==> flow/design.v <==
`timescale 1ns / 1ps
module main(
	input clk,
	input rst,
	input echo,
	input canal_serial_receptor,
	output canal_serial_transmisor,
	output servo1,
	output servo2,
	output servo3,
	output servo4,
	output servo5,
	output [7:0] leds,
	output trig,
	output [7:0] seg,
	output [3:0] an
    );	
		wire [8:0] distancia;
		wire [13:0] decimal;
		wire [7:0] ang_servo_1;
		wire [7:0] ang_servo_2;
		wire [7:0] ang_servo_3;
		wire [7:0] ang_servo_4;
		wire [7:0] ang_servo_5;
		assign leds = decimal[7:0];
		servo_pwm servo_pwm1 (
			.pos(ang_servo_1),  
			.clk(clk),
			.rst(rst),
			.servo_pulse(servo1)
		);
		servo_pwm servo_pwm2(
			.pos(ang_servo_2),  
			.clk(clk),
			.rst(rst),
			.servo_pulse(servo2)
		);
		servo_pwm servo_pwm3 (
			.pos(ang_servo_3),  
			.clk(clk),
			.rst(rst),
			.servo_pulse(servo3)
		);
		servo_pwm servo_pwm4 (
			.pos(ang_servo_4),  
			.clk(clk),
			.rst(rst),
			.servo_pulse(servo4)
		);
		servo_pwm servo_pwm5 (
			.pos(ang_servo_5),  
			.clk(clk),
			.rst(rst),
			.servo_pulse(servo5)
		);
		controlador_sensor_distancia controlador_sensor_distancia(
			.echo(echo),
			.clk(clk),
			.rst(rst),
			.distancia(distancia),
			.trig(trig)
		);
		controlador_etapa controlador_etapa(
			.distancia(distancia),
			.clk(clk),
			.rst(rst),
			.canal_serial_receptor(canal_serial_receptor),
			.decimal(decimal),
			.canal_serial_transmisor(canal_serial_transmisor),
			.ang_servo_1(ang_servo_1),
			.ang_servo_2(ang_servo_2),
			.ang_servo_3(ang_servo_3),
			.ang_servo_4(ang_servo_4),
			.ang_servo_5(ang_servo_5)
		);
		SevenSeg SevenSeg(
			.clk(clk),
			.rst(rst),
			.decimal({5'b00000, distancia}),
			.an(an),
			.seg(seg)
			);
endmodule
`timescale 1ns / 1ps
module servo_pwm(
  input [7:0] pos,
  input clk,  
  input rst,
  output reg servo_pulse
    );
  parameter ClkDiv = 195;     
  parameter init = 12'b000010001100;  
  reg [7:0] ClkCount;  
  reg ClkTick;
  reg [12:0] PulseCount;
  reg [11:0] count;
  always @(posedge clk) begin
	if (rst) ClkTick <= 0;
	else ClkTick <= (ClkCount==ClkDiv-2);
  end
  always @(posedge clk) begin
	if (rst) ClkCount <= 0;
	else if(ClkTick) ClkCount <= 0; else ClkCount <= ClkCount + 1;
  end
  always @(posedge clk) begin
	if (rst) PulseCount <= 0;
	else if(ClkTick) begin
		PulseCount <= PulseCount + 1;
		if (PulseCount == 5128) begin  
			PulseCount <= 0;
		end
	end
  end
  always @(*) count = init +  {4'b0000, pos} +  {4'b0000, pos} ;
  always @(posedge clk) begin
	if (rst) servo_pulse <= 0;
	else servo_pulse <= (PulseCount < count);
  end
endmodule
`timescale 1ns / 1ps
module controlador_sensor_distancia(
		input echo,
		input clk,
		input rst,
		output reg trig,
		output reg [18:0] distancia,
		output reg timeout,
		output reg [2:0] state,
		output [13:0] decimal
    );
	 parameter ENVIANDO_PULSO = 0, RECIBIENDO_PULSO = 1, ESPERANDO_PULSO = 2, EN_ESPERA = 3, DELAY= 4;
	 parameter tiempo10us = 500, TIMEOUT = 20000, TIEMPO_DELAY = 20000;
	 reg [35:0] contador_10us;
	 reg [35:0] contador_echo;
	 reg [35:0] contador_en_espera;
	 reg [18:0] distancia_temporal;
	 reg [30:0] contador_timeout;
	 reg [30:0] cont_delay;
	 reg [31:0] distancias_anteriores[4:0];
	 always @(posedge clk) begin : seq
		reg [18:0] distancia_v;
		reg  trig_v;
		distancia_v = distancia;
		trig_v = trig;
		if (rst) begin
			state = ENVIANDO_PULSO;
			contador_10us = 0;
			contador_echo = 0;
			contador_en_espera = 0;
			trig_v = 0;
			contador_timeout = 0;
			timeout = 0;
			distancia_v = 0;
			distancia_temporal = 0;
			cont_delay = 0;
			distancias_anteriores[0] = 0;
			distancias_anteriores[1] = 0;
			distancias_anteriores[2] = 0;
			distancias_anteriores[3] = 0;
			distancias_anteriores[4] = 0;
		end else if (state == ENVIANDO_PULSO) begin
			trig_v = 1;
			contador_10us = contador_10us + 1;
			if (contador_10us >= tiempo10us) begin
				trig_v = 0;
				contador_10us = 0;
				contador_timeout = 0;
				state = ESPERANDO_PULSO;
			end
		end else if (state == ESPERANDO_PULSO) begin
			contador_timeout = contador_timeout + 1;
			if (echo) begin
				state = RECIBIENDO_PULSO;
				contador_echo = 0;
			end else if (contador_timeout >= TIMEOUT) begin
				state = ENVIANDO_PULSO;
			end 
		end else if (state == RECIBIENDO_PULSO) begin
			contador_echo = contador_echo + 1;
			if (!echo) begin
				state = EN_ESPERA;
				contador_en_espera = 0;
			end
		end else if (state == EN_ESPERA) begin
			if(contador_en_espera < contador_echo) begin
				contador_en_espera = contador_en_espera + 2900;  
				distancia_temporal = distancia_temporal + 1;
			end
			else if (distancia_temporal < 35 && distancia_temporal >4) begin
				distancias_anteriores[0] = distancias_anteriores[1];
				distancias_anteriores[1] = distancias_anteriores[2];
				distancias_anteriores[2] = distancias_anteriores[3];
				distancias_anteriores[3] = distancias_anteriores[4];
				distancias_anteriores[4] = distancia_temporal - 1;
				if (distancias_anteriores[0] == distancias_anteriores[1] && 
					distancias_anteriores[1] == distancias_anteriores[2] && 
					distancias_anteriores[2] == distancias_anteriores[3] && 
					distancias_anteriores[3] == distancias_anteriores[4]) begin
					distancia_v = distancias_anteriores[4];
				end		
				distancia_temporal = 0;
				contador_echo = 0;
				contador_en_espera = 0;
				state = DELAY;
			end else begin
				distancia_temporal = 0;
				contador_echo = 0;
				contador_en_espera = 0;
				state = DELAY;
			end
		end
		else if (state == DELAY) begin
			if (cont_delay == TIEMPO_DELAY) begin
				state = ENVIANDO_PULSO;
				cont_delay = 0;
			end else cont_delay = cont_delay + 1;
		end
			distancia <= distancia_v;
		trig <= trig_v;
	end
	assign decimal = distancia;
endmodule
`timescale 1ns / 1ps
module controlador_etapa(
		input [8:0] distancia,  
		input clk,
		input rst,
		input canal_serial_receptor,
		output [13:0] decimal,
		output canal_serial_transmisor,
		output [7:0] ang_servo_1,
		output [7:0] ang_servo_2,
		output [7:0] ang_servo_3,
		output [7:0] ang_servo_4,
		output [7:0] ang_servo_5
    );
	 wire [7:0] recepcion_ang_2, recepcion_ang_3, recepcion_ang_4;
	 wire [8:0] distancia_para_mapear;
	 wire [7:0] distancia_mapeada;
	 assign distancia_para_mapear = (distancia >= 5) ?  distancia - 5: 0;
	 parameter x5cm = 0, z5cm = 110, x0cm = 0, z0cm = 0, y0cm = 0;
	 parameter xpunto = 127;
	 wire [7:0] ypunto;
	 parameter tiempo_espera = 1000;
	 parameter limite_distancia_superior = 14;
	 parameter limite_distancia_inferior = 4;
	 parameter BUSCANDO_SUBIENDO = 0, BUSCANDO_BAJANDO = 1, PESCANDO_OBJETO = 2, LEVANTANDO_OBJETO = 3,DEJANDO_OBJETO = 4, IDLE = 5;
	 reg [7:0] x, y, z;
	 reg [25:0] cont_x, cont_y;
	 reg [7:0] cont_angulo_y;
	 reg [25:0] cont_divider;
	 assign ang_servo_1 = cont_angulo_y;
	 assign ang_servo_2 = recepcion_ang_2;
	 assign ang_servo_3 = recepcion_ang_3;
	 assign ang_servo_4 = recepcion_ang_4;
	 assign ang_servo_5 = 128;
	 assign ypunto = cont_angulo_y > 128 ? 64 : 192;
	 wire tick_transmisor;
	 wire tick_receptor;
	 wire clk_div_transmisor;
	 wire clk_div_receptor;
	 reg [3:0] state;
	 assign decimal = state;
	 receptor_serial receptor_serial(
			.clk(clk),
			.rst(rst),
			.en(tick_receptor),
			.canal_serial(canal_serial_receptor),
			.angulo_servo_2(recepcion_ang_2),
			.angulo_servo_3(recepcion_ang_3),
			.angulo_servo_4(recepcion_ang_4)
		);
	transmisor_serial transmisor_serial(
		 .clk(clk),
		 .rst(rst),
		 .en(tick_transmisor),
		 .x(x),
		 .y(y),
		 .z(z),
		.canal_serial(canal_serial_transmisor)
    );
		clockDivider clockDivider_transmisor(
			.clock(clk),
			.rst(rst),
			.constante(16'd1000),
			.clk(clk_div_transmisor),
			.tick(tick_transmisor)
		);
		clockDivider clockDivider_receptor(
			.clock(clk),
			.rst(rst),
			.constante(16'd50),
			.clk(clk_div_receptor),
			.tick(tick_receptor)
		);
		ROM_mapeo_distancia ROM_mapeo_distancia(
			.distancia(distancia_para_mapear),
			.distancia_mapeada(distancia_mapeada)
		);
	 always @(posedge clk) begin : seq
		reg [7:0] x_v;
		reg [7:0] y_v;
		reg [7:0] z_v;
		reg [7:0] cont_angulo_y_v;
		reg [3:0] state_v;
		x_v = x;
		y_v = y;
		z_v = z;
		cont_angulo_y_v = cont_angulo_y;
		state_v = state;
		if (rst) begin
			x_v = 0;
			y_v = 0;
			z_v = 90;
			state_v = BUSCANDO_SUBIENDO;
			cont_divider = 0;
			cont_angulo_y_v = 0;
			cont_x = 0;
			cont_y = 0;
		end else
		case(state_v)
			BUSCANDO_SUBIENDO: begin
				cont_divider = cont_divider + 1;
				if (distancia <= limite_distancia_superior && distancia >= limite_distancia_inferior) begin
					state_v = PESCANDO_OBJETO;
					x_v = distancia_mapeada;
				end
				else if (cont_divider == tiempo_espera) begin
					cont_divider = 0;
					cont_angulo_y_v = cont_angulo_y_v + 1;
					if (cont_angulo_y_v == 255) state_v = BUSCANDO_BAJANDO;
				end
			end
			BUSCANDO_BAJANDO: begin
				cont_divider = cont_divider + 1;
				if (distancia <= limite_distancia_superior && distancia >= limite_distancia_inferior) begin
					state_v = PESCANDO_OBJETO;
					x_v = distancia_mapeada;
				end
				else if (cont_divider == tiempo_espera) begin
					cont_divider = 0;
					cont_angulo_y_v = cont_angulo_y_v - 1;
					if (cont_angulo_y_v == 0) state_v = BUSCANDO_SUBIENDO;
				end
			end
			PESCANDO_OBJETO: begin
				if (cont_x == tiempo_espera) begin
					cont_x = 0;
					if (x_v == distancia_mapeada) begin
						if (z_v == z0cm) begin
							state_v = LEVANTANDO_OBJETO;
						end else z_v = z_v - 1;
					end else x_v = x_v + 1;
				end else cont_x = cont_x + 1;
			end
			LEVANTANDO_OBJETO: begin
				if (cont_x == tiempo_espera) begin
					cont_x = 0;
					if (z_v == z5cm) begin
						if (x_v == x5cm) begin
							state_v = DEJANDO_OBJETO;
						end else x_v = x_v - 1;
					end else z_v = z_v + 1;
				end else cont_x = cont_x + 1;
			end
			DEJANDO_OBJETO: begin
				if (cont_x == tiempo_espera) begin
					if (x_v == xpunto) begin
						state_v = IDLE;
					end else if (x_v < xpunto) x_v = x_v + 1;
					else x_v = x_v -1;
				end else cont_x = cont_x + 1;
			end
			IDLE: begin
				if (cont_x == tiempo_espera) begin
					cont_x = 0;
					if (z_v == z5cm) begin
						if (x_v == x5cm) begin
							z_v = 90;
							state_v = BUSCANDO_SUBIENDO;
						end else x_v = x_v - 1;
					end else z_v = z_v + 1;
				end else cont_x = cont_x + 1;
			end
		endcase
		x <= x_v;
		y <= y_v;
		z <= z_v;
		cont_angulo_y <= cont_angulo_y_v;
		state <= state_v;
	end
endmodule
`timescale 1ns / 1ps
module receptor_serial(
		input clk,
		input rst,
		input en,
		input canal_serial,
		output reg [7:0] angulo_servo_1,
		output reg [7:0] angulo_servo_2,
		output reg [7:0] angulo_servo_3,
		output reg [7:0] angulo_servo_4,
		output reg [2:0] state
    );
	 reg [5:0] cont_data;
	 reg [6:0] cont_nivelacion;
	 reg [5:0] cont_50;
	 reg [1:0] cont_servo;
	 reg [31:0] data;
	 reg listo;
	 parameter STAND_BY = 3'b000, LEVELING_CLOCK = 3'b011, RECEIVING = 3'b001, HOLA = 3'b010;
	 parameter ciclo = 10;
	 parameter nivelacion = 14;
	 parameter num_datos = 8;
	 always @(posedge clk) begin : seq
		reg [7:0] angulo_servo_1_v;
		reg [7:0] angulo_servo_2_v;
		reg [7:0] angulo_servo_3_v;
		reg [7:0] angulo_servo_4_v;
		angulo_servo_1_v = angulo_servo_1;
		angulo_servo_2_v = angulo_servo_2;
		angulo_servo_3_v = angulo_servo_3;
		angulo_servo_4_v = angulo_servo_4;
	  if (rst) begin
		state = STAND_BY;
		cont_data = 0;
		cont_nivelacion = 1;
		cont_50 =ciclo;
		listo = 0;
		cont_servo =0;
		data = 0;
		angulo_servo_1_v = 0;
		angulo_servo_2_v = 0;
		angulo_servo_3_v = 0;
		angulo_servo_4_v = 0;
	  end else if (en) begin
		 if (listo) begin
			case(cont_servo)
				1: angulo_servo_1_v = data[7:0];
				2: angulo_servo_2_v = data[7:0];
				3: angulo_servo_3_v = data[7:0];
				0: angulo_servo_4_v = data[7:0];
			endcase
		 end
		 case(state)
			STAND_BY: begin
				if (!canal_serial) state = LEVELING_CLOCK;
			end
			LEVELING_CLOCK: begin
				if (cont_nivelacion == nivelacion) begin
					state = RECEIVING;
					cont_nivelacion = 1;
					cont_50 = ciclo;
				end else cont_nivelacion = cont_nivelacion + 1;
			end	
			RECEIVING: begin
				if (cont_50 == ciclo) begin
					cont_50 = 1;
					if (cont_data == num_datos) begin
						cont_servo = cont_servo + 1;
						state = STAND_BY;
						listo = 1;
						cont_data = 0;
					end else if (cont_data < num_datos) begin
						listo = 0;
						data[cont_data] = canal_serial;
						cont_data = cont_data + 1;
					end  
				end else cont_50 = cont_50 + 1;
			end
			HOLA: begin
				state = STAND_BY;
			end
		 endcase
	  end
		angulo_servo_1 <= angulo_servo_1_v;
		angulo_servo_2 <= angulo_servo_2_v;
		angulo_servo_3 <= angulo_servo_3_v;
		angulo_servo_4 <= angulo_servo_4_v;
	end
endmodule
`timescale 1ns / 1ps
module transmisor_serial(
		input clk,
		input rst,
		input en,  
		input [7:0] x,
		input [7:0] y,
		input [7:0] z,
		output reg canal_serial,
		output [13:0] decimal
    );
	 reg [5:0] cont_data;
	 reg [18:0] cont_delay;
	 reg state;
	 wire [29:0] data;
	 assign data = {1'b1,z,1'b0,1'b1,y,1'b0,1'b1,x,1'b0};
	 parameter IDLE = 1'b0, TR = 1'b1;
	 parameter DELAY_IDLE = 30;
	 always @(posedge clk) begin
		if (rst) begin
			state = TR;
			cont_data = 0;
			cont_delay = 0;
			canal_serial = 0;
		end else if (en) begin
		case(state)
			TR: begin
				canal_serial = data[cont_data];
				cont_data = cont_data + 1;
				if (cont_data ==30) begin
					cont_data = 0;
					state = IDLE;
				end
			end
			IDLE: begin
				canal_serial = 1;
				cont_delay = cont_delay + 1;
				if (cont_delay == DELAY_IDLE) begin  
					state = TR;
					cont_delay = 0;
				end
			end
		endcase
		end
	 end
	 assign decimal = cont_data;
endmodule
`timescale 1ns / 1ps
module clockDivider(
    input clock,
    input rst,
	 input [15:0] constante,
    output reg clk,
    output tick
    );
	reg [25:0] count;
	assign tick = (count == constante) && !clk;
	always @(posedge(clock)) begin
		if (rst) begin
			count <= 0;
			clk <= 0;
		end
		else if (count == constante) begin
			count <= 0;
			clk <= ~clk;
		end
		else begin
			count <= count + 1;
		end
	end
endmodule
`timescale 1ns / 1ps
`default_nettype none
module ROM_mapeo_distancia(distancia, distancia_mapeada);
input [8:0] distancia;
output reg [7:0] distancia_mapeada;
always @(*)
begin
	case (distancia)
		9'd0: distancia_mapeada = 0;
		9'd1: distancia_mapeada = 26;
		9'd2: distancia_mapeada = 51;
		9'd3: distancia_mapeada = 77;
		9'd4: distancia_mapeada = 102;
		9'd5: distancia_mapeada = 128;
		9'd6: distancia_mapeada = 153;
		9'd7: distancia_mapeada = 179;
		9'd8: distancia_mapeada = 204;
		9'd9: distancia_mapeada = 230;
		default: distancia_mapeada = 255;
	endcase
end
endmodule
`default_nettype wire
module SevenSeg(
		input clk,
		input rst,
		input [13:0] decimal,
		output [3:0] an,
		output [7:0] seg
    );
	 wire [15:0] bcd_out;
	 bcd decToBCD (
		.decimal(decimal),
		.bcd_out(bcd_out)
	 );
	 seven_seg BCDTo7Seg(
		.clk(clk),
		.rst(rst),
		.bcd_in(bcd_out),
		.seg(seg),
		.an(an)
	 );
endmodule
module bcd(
  decimal,
  bcd_out
);
  input 	 [13:0] decimal;
  output reg [15:0] bcd_out;
  reg [29:0] memreg;
  integer index;
  always @ (decimal) begin
    memreg [29:14] = 0;
    memreg [13:0] = decimal;
    for(index=0; index < 14; index = index+1)
      begin
        if(memreg[29:26] > 4) begin
          memreg[29:26] = memreg[29:26] + 3;
        end
        if(memreg[25:22] > 4) begin
          memreg[25:22] = memreg[25:22] + 3;
        end
        if(memreg[21:18] > 4) begin
          memreg[21:18] = memreg[21:18] + 3;
        end
        if(memreg[17:14] > 4) begin
          memreg[17:14] = memreg[17:14] + 3;
        end
        memreg = memreg << 1;
      end
    bcd_out = memreg[29:14];
  end
endmodule
module seven_seg(
	  clk,
	  rst,
	  bcd_in,
	  seg,
	  an
	);
  input 	[15:0]	bcd_in;
  input clk;
  input rst;
  output reg [7:0] seg;
  output [3:0] an;
	reg [15:0] disp_ctr;
	reg [6:0] sseg;
	reg [3:0] an_temp;
  	always @ (posedge(clk))
	begin
	  if (rst) begin
		disp_ctr = 0;
		an_temp = 4'b1111;
		sseg = 0;
		seg = 8'b11111111;
	  end else begin
		disp_ctr = disp_ctr + 1;
		if (disp_ctr >= 49999) begin
			an_temp = 4'b1110;
			sseg = bcd_in[3:0];
		end else if (disp_ctr <= 12499) begin
			an_temp = 4'b1101;
			sseg = bcd_in[7:4];
		end else if (disp_ctr <= 24999) begin
			an_temp = 4'b1011;
			sseg = bcd_in[11:8];
		end else if (disp_ctr <= 37499) begin
			an_temp = 4'b0111;
			sseg = bcd_in[15:12];
		end
		begin
		case(sseg)
			0:		seg = 8'b11000000;
			1:		seg = 8'b11111001;
			2:		seg = 8'b10100100;
			3:		seg = 8'b10110000;
			4:		seg = 8'b10011001;
			5:		seg = 8'b10010010;
			6:		seg = 8'b10000010;
			7:		seg = 8'b11111000;
			8:		seg = 8'b10000000;
			9:		seg = 8'b10011000;
			default:	seg = 8'b11111111;
		  endcase
		end
	  end
	end
	assign an = an_temp;
endmodule
==> Reports on main <==
The steps from the RTL of main to its reports follow in flow order.
Line numbers count from 1 in the design file above.
Operators: Yosys type, input widths -> output width; for muxes data width and select width s.
Library cell names are shortened.
{ "inputs": {"design": "main", "clk_port": "clk", "cell_library": "sky130hd", "lib_corner": "tt_025C_1v80"} }

==> Word-level counts <==
Counts by Yosys on the flattened word-level netlist (proc, flatten, opt, wreduce). Print and check cells are left out.
Memory sizes are those after Yosys's memory passes, which may raise the word count (mostly to a power of two), join words into wider ones and drop unused or constant bits.
{ "bits": {"reg_bits": 674, "romBits": 240, "clocked_rd_ports_x_width": 7, "n_memories": 2, "input_bits": 4, "out_inout_bits": 27, "wordCells": 498} }
{ "classes": {"n_addsub": 70, "n_cmp": 45, "n_eq": 83, "n_shift": 3, "n_mux": 140, "bitwise": 16, "reduce_logical": 75} }
{ "mem_list": {"columns": ["name", "words", "width", "rd", "wr", "line", "text"], "rows": [
  ["(name not given)", 16, 8, 1, 0, 560, "case (distancia)"],
  ["(name not given)", 16, 7, 1, 0, 664, "case(sseg)"]
]} }
{ "op_table": {"columns": ["op", "count"], "rows": [
  ["$mux 36", 10],
  ["$mux 8", 25],
  ["$mux 4", 37],
  ["$eq 32x32->1", 4],
  ["$mux 31", 4],
  ["$add 26x1->26 const B", 4],
  ["$mux 26", 4],
  ["$gt 4x3->1 const B", 22],
  ["$eq 26x10->1 const B", 3],
  ["$add 36x1->36 const B", 2],
  ["$add 4x2->4 const B", 18],
  ["$mux 3", 23],
  ["$add 13x1->13 const B", 5],
  ["$eq 13x13->1 const B", 5],
  ["$mux 13", 5],
  ["$add 8x1->8 const B", 8],
  ["$add 31x1->31 const B", 2],
  ["$mux 19", 3],
  ["$lt 13x12->1", 4],
  ["$pmux 26 s2", 1],
  ["$add 12x8->12", 4],
  ["$eq 8x8->1 const B", 6],
  ["$mux 7", 6],
  ["$add 19x1->19 const B", 2],
  ["$add 36x12->36 const B", 1],
  ["$lt 36x36->1", 1],
  ["$ge 36x9->1 const B", 1],
  ["$add 8x8->9 const A", 4]
]} }
Not listed: further kinds 90, cells in them 218.

==> Longest topological paths <==
Yosys ltp: most cells in a row. Word level: on the elaborated netlist, between registers, memories and ports. Mapped: between sequential cells and ports; inverters and the memories' decode and read muxes count.
{ "depth": {"ltp_word": 24, "ABC_AREA": 0, "mapped_depth": 28, "ltp_nobuf": 26} }

==> After synthesis <==
Yosys stat after the flow's synthesis: flattened, memories mapped to cells. It holds for the ABC_AREA given above (unset counts as 0); a run with the other value may have another netlist.
{ "synth_totals": {"cell_count": 4647, "synth_area_um2": 37323.3, "seq_area_um2": 12972.4, "ffs": 648, "n_buf": 217} }
{ "types": {"columns": ["cell_type", "count", "area_total_um2"], "rows": [
  ["dfxtp_1", 648, 1.3E+04],
  ["nor2_1", 690, 2.59E+03],
  ["ha_1", 182, 2.28E+03],
  ["xnor2_1", 234, 2.05E+03],
  ["xor2_1", 187, 1.64E+03],
  ["nand2_1", 365, 1.37E+03],
  ["mux2i_1", 118, 1.18E+03],
  ["a21oi_1", 234, 1.17E+03],
  ["o21ai_0", 210, 1.05E+03],
  ["nand3_1", 189, 945.907],
  ["and3_1", 122, 763.232],
  ["nor3_1", 142, 710.682],
  ["nand4_1", 105, 656.88],
  ["clkbuf_1", 172, 645.619],
  ["inv_1", 166, 623.098],
  ["nor4_1", 73, 456.688],
  ["and2_1", 71, 444.176],
  ["or3_1", 58, 362.848]
]} }
Other cell types: 93; their cells: 681.
The figures by module come from a second, unflattened synthesis with its own total; it is not the netlist above.
{ "hier_totals": {"cells_unflattened": 5035, "hier_area_um2": 41339.6} }
Rows give one instance, submodules left out.
{ "modules": {"columns": ["module", "n_inst", "n_cells", "area_um2", "mod_seq_area_um2"], "rows": [
  ["controlador_sensor_distancia", 1, 1834, 15175.8, 5805.6],
  ["servo_pwm", 5, 147, 1315.0, 460.4],
  ["controlador_etapa", 1, 772, 5795.6, 1581.5],
  ["bcd", 1, 499, 3473.3, 0.0],
  ["receptor_serial", 1, 336, 3050.4, 1281.2],
  ["clockDivider", 2, 155, 1357.6, 540.5],
  ["seven_seg", 1, 289, 2382.3, 680.7],
  ["transmisor_serial", 1, 225, 1945.6, 540.5],
  ["ROM_mapeo_distancia", 1, 34, 222.7, 0.0],
  ["main", 1, 1, 3.8, 0.0],
  ["SevenSeg", 1, 0, 0.0, 0.0]
]} }

==> Timing after synthesis <==
Source: OpenSTA report_checks on the synthesized netlist (no wires, ideal clock, input and output delay 20% of the period each), path of least setup slack; recovery checks are left aside. Register names are those of the netlist, which keeps one name where synthesis merged equal registers.
{ "synth_timing": {"kind": "flip-flop to flip-flop", "startpoint": "register controlador_sensor_distancia.distancia[6]", "endpoint": "register SevenSeg.BCDTo7Seg.seg[3]", "clock_period_ns": 10.0, "setup_time_ns": 0.114, "launch_ns": 0.000, "arrival_ns": 5.202, "required_time_ns": 9.886, "slack_ns": 4.684, "path_delay_ns": 5.316, "stages": 28, "path_buffers": 2, "synth_period_reached_ns": 5.316} }
"path_delay_ns" = arrival - input delay + setup time.
"stages": output pins that drive a net of the path, with the launching flip-flop's if there is one; two outputs of one cell count as two.
"synth_period_reached_ns" = period - worst setup slack (recovery checks aside). The figure is calculated, with input and output delays left at 20% of the set period.
Between the ends stands the longest chain of elaborated cells between them, by number of cells; it is not shown to be the way that was timed. Of several equally long chains one is given.
Each line given opens the expression or statement behind the cell; cells for indexed reads and writes are added by Yosys, which also makes memories of some case tables.
A register here has more assigning lines than the two given.
{ "synth_via": {"path_cell_list": "dfxtp_1 > inv_1 > ha_1 > inv_1 > ha_1 > or2_1 > buf_2 > a311oi_2 > nor3_4 > buf_6 > nand3_2 > a32oi_1 > nor2_1 > ha_1 > inv_1 > o21ai_0 > a211oi_1 > nor4b_4 > a32oi_2 > mux2i_2 > o21ai_0 > xnor2_1 > o2111a_1 > nor2_1 > inv_1 > ha_1 > or3_1 > a21bo_1", "elab_chain_cells": 17, "cells_between": 59, "cone_lines": 13, "cone_classes": "18 x add/sub; 18 x compare; 23 x mux"} }
{ "synth_rtl": {"columns": ["element", "line", "text"], "rows": [
  ["start: declaration", 126, "output reg [18:0] distancia,"],
  ["start: assignment", 218, "distancia <= distancia_v;"],
  ["$add 4x2->4", 619, "memreg[17:14] = memreg[17:14] + 3;"],
  ["$mux 4", 618, "if(memreg[17:14] > 4) begin"],
  ["$gt 4x3->1", 618, null],
  ["$mux 4", 618, null],
  ["$gt 4x3->1", 618, null],
  ["$mux 4", 618, null],
  ["$add 4x2->4", 619, null],
  ["(+3 left out)", null, null],
  ["$add 4x2->4", 613, "memreg[25:22] = memreg[25:22] + 3;"],
  ["$mux 4", 612, "if(memreg[25:22] > 4) begin"],
  ["$mux 7", 659, "end else if (disp_ctr <= 37499) begin"],
  ["$mux 7", 656, "end else if (disp_ctr <= 24999) begin"],
  ["$mux 7", 653, "end else if (disp_ctr <= 12499) begin"],
  ["$mux 7", 650, "if (disp_ctr >= 49999) begin"],
  ["$mux 7", 643, "if (rst) begin"],
  ["end: assignment", 665, "0: seg = 8'b11000000;"],
  ["end: assignment", 666, "1: seg = 8'b11111001;"],
  ["end: declaration", 636, "output reg [7:0] seg;"]
]} }

==> Timing after layout <==
Path of least setup slack in the final report of job 1 (OpenROAD, finished layout, wires in). Where an end is a register, its clock arrival counts in the times.
{ "layout_timing": {"kind": "flip-flop to flip-flop", "startpoint": "register controlador_sensor_distancia.distancia[7]", "endpoint": "register SevenSeg.BCDTo7Seg.seg[3]", "clock_period_ns": 4.96, "setup_time_ns": 0.10, "launch_ns": 0.68, "arrival_ns": 5.40, "required_time_ns": 5.53, "slack_ns": 0.14, "stages": 28, "path_buffers": 2} }
Between the ends stands the longest chain of elaborated cells between them, by number of cells; it is not shown to be the way that was timed. Of several equally long chains one is given.
A register here has more assigning lines than the two given.
{ "layout_via": {"path_cell_list": "dfxtp_4 > inv_4 > ha_4 > inv_4 > ha_4 > xnor2_4 > buf_6 > a311oi_4 > nor3_4 > nand3_4 > a32oi_2 > nor2_2 > ha_4 > inv_4 > o21ai_4 > a211oi_4 > nor4b_4 > a32oi_2 > buf_6 > mux2i_4 > o21ai_2 > xnor2_1 > o2111a_2 > nor2_4 > inv_2 > ha_2 > or3_4 > a21bo_1", "elab_chain_cells": 19, "cells_between": 71, "cone_lines": 13, "cone_classes": "22 x add/sub; 22 x compare; 27 x mux"} }
{ "layout_rtl": {"columns": ["element", "line", "text"], "rows": [
  ["start: declaration", 126, "output reg [18:0] distancia,"],
  ["start: assignment", 218, "distancia <= distancia_v;"],
  ["$add 4x2->4", 619, "memreg[17:14] = memreg[17:14] + 3;"],
  ["$mux 4", 618, "if(memreg[17:14] > 4) begin"],
  ["$gt 4x3->1", 618, null],
  ["$mux 4", 618, null],
  ["$gt 4x3->1", 618, null],
  ["$mux 4", 618, null],
  ["$gt 4x3->1", 618, null],
  ["(+5 left out)", null, null],
  ["$add 4x2->4", 613, "memreg[25:22] = memreg[25:22] + 3;"],
  ["$mux 4", 612, "if(memreg[25:22] > 4) begin"],
  ["$mux 7", 659, "end else if (disp_ctr <= 37499) begin"],
  ["$mux 7", 656, "end else if (disp_ctr <= 24999) begin"],
  ["$mux 7", 653, "end else if (disp_ctr <= 12499) begin"],
  ["$mux 7", 650, "if (disp_ctr >= 49999) begin"],
  ["$mux 7", 643, "if (rst) begin"],
  ["end: assignment", 665, "0: seg = 8'b11000000;"],
  ["end: assignment", 666, "1: seg = 8'b11111001;"],
  ["end: declaration", 636, "output reg [7:0] seg;"]
]} }

Module main, platform sky130hd: 6 stored runs of the flow (Yosys, OpenROAD) with differing settings, in no particular order. Input and output delays are each 20% of the period that was set; the output load is 0.01 pF.
"achieved period" means the clock period less the worst setup slack. The figure is calculated, with input and output delays left at 20% of the set period.
"worst path time": the worst setup path's part of the clock period (all of it between registers, 20% less for each end at a port) less its slack. A launch clock that arrives late makes it longer, a capture clock that arrives late makes it shorter.
"total power after layout": no workload was simulated; the value follows from the tool's default switching activity.

==> job 1: settings <==
{ "CORE_UTILIZATION": 21, "GPL_TIMING_DRIVEN": 0, "MAX_ROUTING_LAYER": "met5", "PLACE_DENSITY_LB_ADDON": 0.25, "SLEW_MARGIN": 0, "period_ns": 4.96, "CAP_MARGIN": 20, "CORE_MARGIN": 2 }
==> job 1: results <==
cell area after synthesis: 37323.3 um^2
worst path time: 4.82 ns
worst path kind: flip-flop to flip-flop
area of the die: 181118.0 um^2
achieved period: 4.824 ns
worst setup slack after layout: 0.136 ns
total power after layout: 12.073 mW
final worst hold slack: 0.458 ns
utilization after layout: 25.1 %
total negative setup slack: 0.000 ns
standard-cell area of the final layout: 44310.0 um^2

==> job 2: settings <==
{ "ABC_AREA": 1, "CELL_PAD_IN_SITES_GLOBAL_PLACEMENT": 2, "CORE_ASPECT_RATIO": 0.55, "CORE_MARGIN": 3, "CORE_UTILIZATION": 55, "HOLD_SLACK_MARGIN": -0.01, "MAX_ROUTING_LAYER": "met4", "PLACE_DENSITY_LB_ADDON": 0.28, "TNS_END_PERCENT": 100, "period_ns": 10.0, "CAP_MARGIN": 20, "SLEW_MARGIN": 20 }
==> job 2: results <==
not finished: placement ended with error FLW-0024

==> job 3: settings <==
{ "ABC_AREA": 1, "CELL_PAD_IN_SITES_DETAIL_PLACEMENT": 2, "CELL_PAD_IN_SITES_GLOBAL_PLACEMENT": 3, "CORE_MARGIN": 6, "CTS_CLUSTER_DIAMETER": 376, "CTS_CLUSTER_SIZE": 87, "GPL_TIMING_DRIVEN": 0, "MAX_ROUTING_LAYER": "met4", "MIN_ROUTING_LAYER": "met1", "PLACE_DENSITY": 0.93, "period_ns": 4.42, "CAP_MARGIN": 20, "CORE_UTILIZATION": 40, "SLEW_MARGIN": 20 }
==> job 3: results <==
cell area after synthesis: 37124.4 um^2
worst path time: 4.43 ns
worst path kind: flip-flop to flip-flop
area of the die: 100267.0 um^2
achieved period: 4.425 ns
worst setup slack after layout: -0.005 ns
total power after layout: 8.542 mW
final worst hold slack: 0.452 ns
utilization after layout: 43.1 %
total negative setup slack: -0.005 ns
standard-cell area of the final layout: 39579.2 um^2

==> job 4: settings <==
{ "CORE_ASPECT_RATIO": 0.55, "CORE_UTILIZATION": 40, "HOLD_SLACK_MARGIN": 0.26, "period_ns": 10.0, "CAP_MARGIN": 20, "CORE_MARGIN": 2, "SLEW_MARGIN": 20 }
==> job 4: results <==
cell area after synthesis: 37323.3 um^2
worst path time: 7.15 ns
worst path kind: flip-flop to flip-flop
area of the die: 95878.1 um^2
achieved period: 7.148 ns
worst setup slack after layout: 2.852 ns
total power after layout: 5.583 mW
final worst hold slack: 0.449 ns
utilization after layout: 44.1 %
total negative setup slack: 0.000 ns
standard-cell area of the final layout: 40916.7 um^2

==> job 5: settings <==
{ "CELL_PAD_IN_SITES_DETAIL_PLACEMENT": 0, "CORE_UTILIZATION": 32, "CTS_CLUSTER_SIZE": 73, "MAX_ROUTING_LAYER": "met4", "MIN_ROUTING_LAYER": "met2", "PLACE_DENSITY_LB_ADDON": 0.04, "SETUP_SLACK_MARGIN": 0.66, "SLEW_MARGIN": 10, "TNS_END_PERCENT": 85, "period_ns": 9.35, "CAP_MARGIN": 20, "CORE_MARGIN": 2 }
==> job 5: results <==
cell area after synthesis: 37323.3 um^2
worst path time: 6.70 ns
worst path kind: flip-flop to flip-flop
area of the die: 119384.0 um^2
achieved period: 6.704 ns
worst setup slack after layout: 2.646 ns
total power after layout: 6.383 mW
final worst hold slack: 0.451 ns
utilization after layout: 36.0 %
total negative setup slack: 0.000 ns
standard-cell area of the final layout: 41706.2 um^2

==> job 6: settings <==
{ "ABC_AREA": 0, "CELL_PAD_IN_SITES_DETAIL_PLACEMENT": 1, "CELL_PAD_IN_SITES_GLOBAL_PLACEMENT": 3, "CORE_MARGIN": 6, "CTS_CLUSTER_DIAMETER": 376, "CTS_CLUSTER_SIZE": 87, "GPL_TIMING_DRIVEN": 0, "HOLD_SLACK_MARGIN": -0.02, "MAX_ROUTING_LAYER": "met4", "MIN_ROUTING_LAYER": "met1", "PLACE_DENSITY": 0.93, "period_ns": 4.42, "CAP_MARGIN": 20, "CORE_UTILIZATION": 40, "SLEW_MARGIN": 20 }
==> job 6: results <==
cell area after synthesis: 37323.3 um^2
worst path time: 4.94 ns
worst path kind: flip-flop to flip-flop
area of the die: 100784.0 um^2
achieved period: 4.940 ns
worst setup slack after layout: -0.520 ns
total power after layout: 8.703 mW
final worst hold slack: 0.492 ns
utilization after layout: 44.1 %
total negative setup slack: -3.304 ns
standard-cell area of the final layout: 40576.4 um^2
